==> flow/design.v <==
module alu_top (
    input             clk,
    input      [15:0] a,
    input      [15:0] b,
    input      [2:0]  opcode,
    input      [1:0]  mode,
    output reg [31:0] result,
    output reg        eq
);
    reg [15:0] a_q;
    reg [15:0] b_q;
    reg [2:0]  opcode_q;
    reg [1:0]  mode_q;
    wire [31:0] alu_out;
    wire        alu_eq;
    ALU u_alu (.a(a_q), .b(b_q), .opcode(opcode_q), .mode(mode_q),
               .outALU(alu_out), .eq(alu_eq));
    always @(posedge clk) begin
        a_q      <= a;
        b_q      <= b;
        opcode_q <= opcode;
        mode_q   <= mode;
        result   <= alu_out;
        eq       <= alu_eq;
    end
endmodule

`timescale 1ns / 1ps
module logic_unit(a,b,opcode,outlu,eq);
input [15:0] a;
input [15:0] b;
input [2:0] opcode;
output [31:0] outlu;
output eq;
reg [31:0] outlu;
reg eq;
always@(a,b,opcode)
begin
	case(opcode)
	3'b000: outlu = {16'h0000, (a & b)};
	3'b001: outlu = {16'h0000, (a | b)};
	3'b010: outlu = {16'h0000, (a ^ b)};
	3'b011: outlu = {16'h0000, (~ a)};	
	default outlu = 32'h00000000;
	endcase
end
always@(a,b)
begin
	if( a == b) begin
	eq = 1;
	end
	else begin
	eq = 0;
	end
end
endmodule
`timescale 1ns / 1ps
module arith(a,b,opcode,outau);
input [15:0] a;
input [15:0] b;
input [2:0] opcode;
output [31:0] outau;
reg [31:0] outau;
always@(a,b,opcode)
begin
	case(opcode)
	3'b000: outau = {16'h0000, a + b};
	3'b001: outau = a * b;
	3'b010: if (a > b) begin
		outau = a - b;
		end
		else begin
		outau = b - a;
		end
	3'b011: if (a > b) begin
		outau = (b == 16'h0000) ? 32'hFFFFFFFF : a / b;
		end
		else begin
		outau = (a == 16'h0000) ? 32'hFFFFFFFF : b / a;
		end
	3'b100: outau = a + 1;
	3'b101: outau = a - 1;
	default outau = 32'h00000000;
	endcase
end
endmodule
`timescale 1ns / 1ps
module crypto(a,opcode,outcu);
input [15:0] a;
input [2:0] opcode;
output reg [31:0] outcu;
integer i;
always@(a,opcode)
begin
	outcu = 32'h00000000;
	case(opcode)
    3'b000: outcu = (a>>1) ^ a;
    3'b001: begin
        for (i=0; i<16; i=i+1) begin
        outcu[i] = ^(a>>i);  
    end
    end
	default outcu = 32'h00000000;
	endcase
end   
endmodule
`timescale 1ns / 1ps
module ALU( a, b, opcode, mode, outALU, eq);
input [15:0] a;
input [15:0] b;
input [2:0] opcode;
input [1:0] mode;
output [31:0] outALU;
output  eq;
reg [31:0] outALU;
reg eq;
wire [31:0] outau;
wire [31:0] outlu;
wire [31:0] outcu;
wire teq;
arith a1 (.a(a), .b(b), .opcode(opcode), .outau(outau));
logic_unit l1 (.a(a), .b(b), .opcode(opcode), .outlu(outlu), .eq(teq));
crypto d1 (.a(a),.opcode(opcode), .outcu(outcu));
always@(*)
begin
	if(mode == 2'b00) begin
	outALU = outlu;
	end
	else if (mode == 2'b01) begin
	outALU = outau;
	end
	else if (mode == 2'b10) begin
	outALU = outcu;
	end
	else begin
	outALU = 32'h00000000;
	end
	eq = teq;
end
endmodule
; ---- From RTL to reports: alu_top
; Each step is given for the RTL above and for the edited RTL.
; Lines under "before" count in the file above, lines under "after" in the edited file.
; "diff": "after" minus "before" as printed here.
; Operators: Yosys type, input widths -> output width; for muxes data width and select width s.
; Library cell names are shortened.
; The mark -- stands for no value.
[design]
design = alu_top
clock_port = clk
cell_library = sky130hd
corner = tt_025C_1v80

; ---- Diff
; Unified diff, file above to edited file.
; This change comes from a script, not from a designer. The edited design behaves differently; no optimisation was intended.
; begin of diff
@@ -25,5 +25,4 @@
     end
 endmodule
-
 `timescale 1ns / 1ps
 module logic_unit(a,b,opcode,outlu,eq);
@@ -66,5 +65,4 @@
 	case(opcode)
 	3'b000: outau = {16'h0000, a + b};
-	3'b001: outau = a * b;
 	3'b010: if (a > b) begin
 		outau = a - b;
; end of diff

; ---- Word-level counts
; Yosys after proc, flatten, opt, wreduce and memory -nomap, before mapping. Enables and synchronous resets that opt folds into registers are not counted as muxes. Memory bits, and registers merged into a memory's read port (data or address), are not among the register bits. Print and check cells are not counted. Equal cells are merged and count once.
[bits]
columns = element, before, after, diff
row1 = regBits, 70, 70, 0
row2 = inputBits, 38, 38, 0
[classes]
columns = element, before, after, diff
row1 = logic, 5, 5, 0
row2 = n_mul, 1, 0, -1
row3 = div_mod_pow, 2, 2, 0
row4 = n_reduce_logical, 20, 20, 0
row5 = add_sub_neg, 5, 5, 0
row6 = compare, 1, 1, 0
row7 = muxes, 26, 26, 0
row8 = equal, 8, 8, 0
[op_table]
columns = cell, before, after, diff
row1 = $mul 16x16->32, 1, 0, -1
row2 = $pmux 32 s6, 1, 0, -1
row3 = $pmux 32 s5, 0, 1, 1
; Operator kinds equal on both sides are left out: 26.

; ---- Longest topological paths
; Yosys ltp: most cells in a row. Word level: on the elaborated netlist, between registers, memories and ports. Mapped: between sequential cells and ports; inverters and the memories' decode and read muxes count.
[logic_depth]
columns = element, before, after, diff
row1 = ltp_word, 6, 6, 0
row2 = ABC_AREA, 0, 0, --
row3 = depth_mapped, 501, 514, 13
row4 = depth_no_buf, 460, 481, 21

; ---- Synthesis result
; Source: synth_stat.txt of the flow (Yosys; design flattened, memories mapped). It holds for the ABC_AREA given above (unset counts as 0); a run with the other value may have another netlist.
[mapped]
columns = element, before, after, diff
row1 = n_buf, 187, 130, -57
row2 = ffs, 70, 70, 0
row3 = sequential_area_mm2, 0.0014013, 0.0014013, 0.0000000
row4 = mapped_cells, 4948, 3945, -1003
row5 = mapped_area_mm2, 0.0366089, 0.0279631, -0.0086458
[by_type]
columns = type, before, after, diff
row1 = inv_1, 352, 128, -224
row2 = fa_1, 197, 3, -194
row3 = nor2_1, 500, 363, -137
row4 = nand2_1, 527, 391, -136
row5 = ha_1, 592, 488, -104
row6 = clkbuf_1, 129, 90, -39
row7 = o31ai_1, 108, 146, 38
row8 = o21a_1, 200, 232, 32
row9 = xnor2_1, 163, 133, -30
row10 = a21o_1, 98, 71, -27
row11 = a31oi_1, 53, 28, -25
row12 = xor2_1, 100, 78, -22
row13 = mux2_2, 77, 59, -18
row14 = nor3_1, 232, 248, 16
row15 = buf_1, 31, 15, -16
row16 = o22ai_1, 34, 21, -13
row17 = o21bai_1, 32, 19, -13
row18 = nand3_1, 76, 88, 12
; Cell types equal on both sides are left out: 16.
; Not every row of either side is listed.
; By module: a second synthesis without flattening, with its own total; a netlist apart from the flattened one above.
[unflattened]
columns = element, before, after, diff
row1 = cells_unflattened, 5049, 4134, -915
row2 = area_unflattened_mm2, 0.0379426, 0.0298123, -0.0081303
; Each row is one instance without its submodules.
[modules_before]
columns = mod, seq_area_mm2, n_inst, area_mm2, cells
row1 = arith, 0, 1, 0.0337724, 4635
row2 = alu_top, 0.0014013, 1, 0.0014013, 70
row3 = logic_unit, 0, 1, 0.0011874, 162
row4 = crypto, 0, 1, 0.0007945, 105
row5 = ALU, 0, 1, 0.000787, 77
[modules_after]
columns = mod, seq_area_mm2, n_inst, area_mm2, cells
row1 = arith, 0, 1, 0.0256421, 3720
row2 = alu_top, 0.0014013, 1, 0.0014013, 70
row3 = logic_unit, 0, 1, 0.0011874, 162
row4 = crypto, 0, 1, 0.0007945, 105
row5 = ALU, 0, 1, 0.000787, 77

; ---- Timing after synthesis
; Path of least setup slack by OpenSTA after synthesis, without wires, with an ideal clock, recovery checks aside; 20% of the period is set as input and as output delay. Where synthesis merged equal registers, the netlist keeps one of their names.
[synth_path]
columns = element, before, after, diff
row1 = kind, register to register, register to register, --
row2 = startpoint, reg a_q[1], reg a_q[7], --
row3 = endpoint, reg result[0], reg result[0], --
row4 = tclk_ns, 90.0, 90.0, 0.0
row5 = t_arrival_ns, 99.069, 97.997, -1.072
row6 = stages, 478, 498, 20
row7 = slack_ns, -9.189, -8.128, 1.061
row8 = delay_ns, 99.189, 98.127, -1.062
row9 = period_less_setup_slack_ns, 99.189, 98.128, -1.061
; "delay_ns" is the arrival time less input delay plus setup time.
; "stages" counts driving pins, that of a launching flip-flop among them; a cell with two outputs on the path counts twice.
; "period_less_setup_slack_ns" = period - worst setup slack (recovery checks aside). The figure is calculated, with input and output delays left at 20% of the set period.
; The rows between start and end are the longest chain of elaborated cells between them; the timing report does not say that the signal goes this way. Where chains are equally long, one stands for them.
; Each line given opens the expression or statement behind the cell; cells for indexed reads and writes are added by Yosys, which also makes memories of some case tables.
[synth_between_before]
path_cell_list = dfxtp_1 clkbuf_1 inv_1 clkbuf_1 ha_1 or4_1 or4_1 buf_2 buf_2 nand2_1 clkbuf_1 buf_1 clkbuf_1 clkbuf_1 clkbuf_1 nor2_1 a21oi_1 ha_1 (+442 left out) a21o_1 inv_1 nand3_2 nor3_4 buf_2 nand2_1 o21ai_1 ha_1 a21o_1 a21o_1 a21oi_1 o2111ai_1 or3_1 a211oi_1 nand4_1 a211oi_1 o211ai_1 o31a_1
elab_chain_len = 6
cells_between = 15
cone_classes = 2 x div; 1 x compare; 9 x mux; 1 x logic; 2 x reduce/logical
[synth_lines_before]
columns = element, line_no
row1 = "start, declared", 10  ; reg [15:0] a_q;
row2 = "start, assigned", 19  ; a_q      <= a;
row3 = $div 16x16->32, 79  ; outau = (a == 16'h0000) ? 32'hFFFFFFFF : b / a;
row4 = $mux 32, 79
row5 = $mux 32, 75  ; 3'b011: if (a > b) begin
row6 = $pmux 32 s6, 66  ; case(opcode)
row7 = $mux 32, 129  ; else if (mode == 2'b01) begin
row8 = $mux 32, 126  ; if(mode == 2'b00) begin
row9 = "end, assigned", 23  ; result   <= alu_out;
row10 = "end, declared", 7  ; output reg [31:0] result,
[synth_between_after]
path_cell_list = dfxtp_1 clkbuf_1 inv_1 ha_1 nor4_2 and4_1 nand2_1 inv_2 buf_2 buf_2 nor2_1 clkbuf_1 clkbuf_1 a21boi_0 xnor2_1 and2_1 ha_1 o21ai_0 (+462 left out) a21oi_1 nor2b_1 o21ai_0 nand2b_1 a21oi_1 nor2b_1 o21ai_0 nand2b_1 a21oi_1 nor2_1 a211oi_1 nor2_1 a2111oi_0 o211ai_1 nor2_1 o221ai_1 nor4_1 o31ai_1
elab_chain_len = 6
cells_between = 14
cone_classes = 2 x div; 1 x compare; 9 x mux; 2 x reduce/logical
[synth_lines_after]
columns = element, line_no
row1 = "start, declared", 10  ; reg [15:0] a_q;
row2 = "start, assigned", 19  ; a_q      <= a;
row3 = $div 16x16->32, 77  ; outau = (a == 16'h0000) ? 32'hFFFFFFFF : b / a;
row4 = $mux 32, 77
row5 = $mux 32, 73  ; 3'b011: if (a > b) begin
row6 = $pmux 32 s5, 65  ; case(opcode)
row7 = $mux 32, 127  ; else if (mode == 2'b01) begin
row8 = $mux 32, 124  ; if(mode == 2'b00) begin
row9 = "end, assigned", 23  ; result   <= alu_out;
row10 = "end, declared", 7  ; output reg [31:0] result,

; ---- Path in the finished layout
; From the final timing report of the runs of pair A: the path of least setup slack in the routed layout; clock arrival at registers is part of the times.
[layout_path]
columns = element, before, after, diff
row1 = kind, register to register, register to register, --
row2 = startpoint, reg a_q[15], reg a_q[13], --
row3 = endpoint, reg result[0], reg result[0], --
row4 = t_arrival_ns, 86.06, 87.48, 1.42
row5 = stages, 447, 468, 21
row6 = tclk_ns, 90.0, 90.0, 0.0
row7 = slack_ns, 4.25, 2.73, -1.52
; The rows between start and end are the longest chain of elaborated cells between them; the timing report does not say that the signal goes this way. Where chains are equally long, one stands for them.
[layout_between_before]
path_cell_list = dfxtp_1 inv_1 ha_2 or4_4 or4_4 a211o_1 nand3_4 nand3_2 a22oi_2 o21ai_1 inv_1 ha_4 o21ai_2 nand2b_1 nand3_1 nor2_1 a31oi_2 nor2_2 (+411 left out) a21o_1 a21o_1 inv_2 nand3_4 nor3_4 buf_12 mux2_2 ha_1 nand4_1 nor2_1 a21oi_1 o2111ai_1 or3_1 a211oi_2 nand4_1 a211oi_2 o211ai_1 o31a_1
elab_chain_len = 6
cells_between = 14
cone_classes = 2 x div; 1 x compare; 9 x mux; 2 x reduce/logical
[layout_lines_before]
columns = element, line_no
row1 = "start, declared", 10  ; reg [15:0] a_q;
row2 = "start, assigned", 19  ; a_q      <= a;
row3 = $div 16x16->32, 79  ; outau = (a == 16'h0000) ? 32'hFFFFFFFF : b / a;
row4 = $mux 32, 79
row5 = $mux 32, 75  ; 3'b011: if (a > b) begin
row6 = $pmux 32 s6, 66  ; case(opcode)
row7 = $mux 32, 129  ; else if (mode == 2'b01) begin
row8 = $mux 32, 126  ; if(mode == 2'b00) begin
row9 = "end, assigned", 23  ; result   <= alu_out;
row10 = "end, declared", 7  ; output reg [31:0] result,
[layout_between_after]
path_cell_list = dfxtp_1 buf_4 ha_1 nor3b_2 nor3_2 and3_4 nand3_1 nand2_2 nand2_1 a21boi_4 buf_4 ha_1 o21ai_2 nor2b_2 o21bai_1 nor2_1 ha_1 o21a_1 (+432 left out) a21oi_2 nor2b_1 o21ai_1 nand2b_1 a21oi_2 nor2b_1 o21ai_1 nand2b_1 a21oi_1 nor2_1 a211oi_2 nor2_2 a2111oi_4 o211ai_1 nor2_1 o221ai_2 nor4_4 o31ai_1
elab_chain_len = 6
cells_between = 14
cone_classes = 2 x div; 1 x compare; 9 x mux; 2 x reduce/logical
[layout_lines_after]
columns = element, line_no
row1 = "start, declared", 10  ; reg [15:0] a_q;
row2 = "start, assigned", 19  ; a_q      <= a;
row3 = $div 16x16->32, 77  ; outau = (a == 16'h0000) ? 32'hFFFFFFFF : b / a;
row4 = $mux 32, 77
row5 = $mux 32, 73  ; 3'b011: if (a > b) begin
row6 = $pmux 32 s5, 65  ; case(opcode)
row7 = $mux 32, 127  ; else if (mode == 2'b01) begin
row8 = $mux 32, 124  ; if(mode == 2'b00) begin
row9 = "end, assigned", 23  ; result   <= alu_out;
row10 = "end, declared", 7  ; output reg [31:0] result,

; ---- Flow runs
; Runs of the flow (Yosys, OpenROAD) on both versions; the two runs of a pair have the same settings. The constraints put input and output delay at 20% of the set period each and load the outputs with 0.01 pF.
[settings_pair_A]
period_ns = 90.0
CAP_MARGIN = 20
CORE_MARGIN = 2
CORE_UTILIZATION = 40
SLEW_MARGIN = 20
[measured_pair_A]
columns = element, before, after, diff
row1 = ws_setup_ns, 4.250, 2.733, -1.517
row2 = die_footprint_mm2, 0.0939576, 0.0720386, -0.0219190
row3 = clock_period_reached_ns, 85.750, 87.267, 1.517
row4 = fin_util_pct, 48.7, 50.9, 2.2
row5 = hold_ws_ns, 0.888, 0.693, -0.195
row6 = cell_area_final_mm2, 0.0440072, 0.0351074, -0.0088998
row7 = synthesis_area_mm2, 0.0366089, 0.0279631, -0.0086458
[settings_pair_B]
CELL_PAD_IN_SITES_DETAIL_PLACEMENT = 2
CELL_PAD_IN_SITES_GLOBAL_PLACEMENT = 0
CORE_ASPECT_RATIO = 0.98
CORE_MARGIN = 9
CORE_UTILIZATION = 24
CTS_CLUSTER_DIAMETER = 235
MAX_ROUTING_LAYER = met4
PLACE_DENSITY_LB_ADDON = 0.17
SETUP_SLACK_MARGIN = 5.0
period_ns = 84.0
CAP_MARGIN = 20
SLEW_MARGIN = 20
[measured_pair_B]
columns = element, before, after, diff
row1 = ws_setup_ns, -3.686, -6.113, -2.427
row2 = die_footprint_mm2, 0.166922, 0.129126, -0.037796
row3 = clock_period_reached_ns, 87.686, 90.113, 2.427
row4 = fin_util_pct, 34.4, 37.6, 3.2
row5 = hold_ws_ns, 1.050, 0.874, -0.176
row6 = cell_area_final_mm2, 0.0520199, 0.0433103, -0.0087096
row7 = synthesis_area_mm2, 0.0366089, 0.0279631, -0.0086458
; By "clock_period_reached_ns" is meant the clock period of the run minus its worst setup slack. This is arithmetic on one report: input and output delays are still those of the set period (20% each).
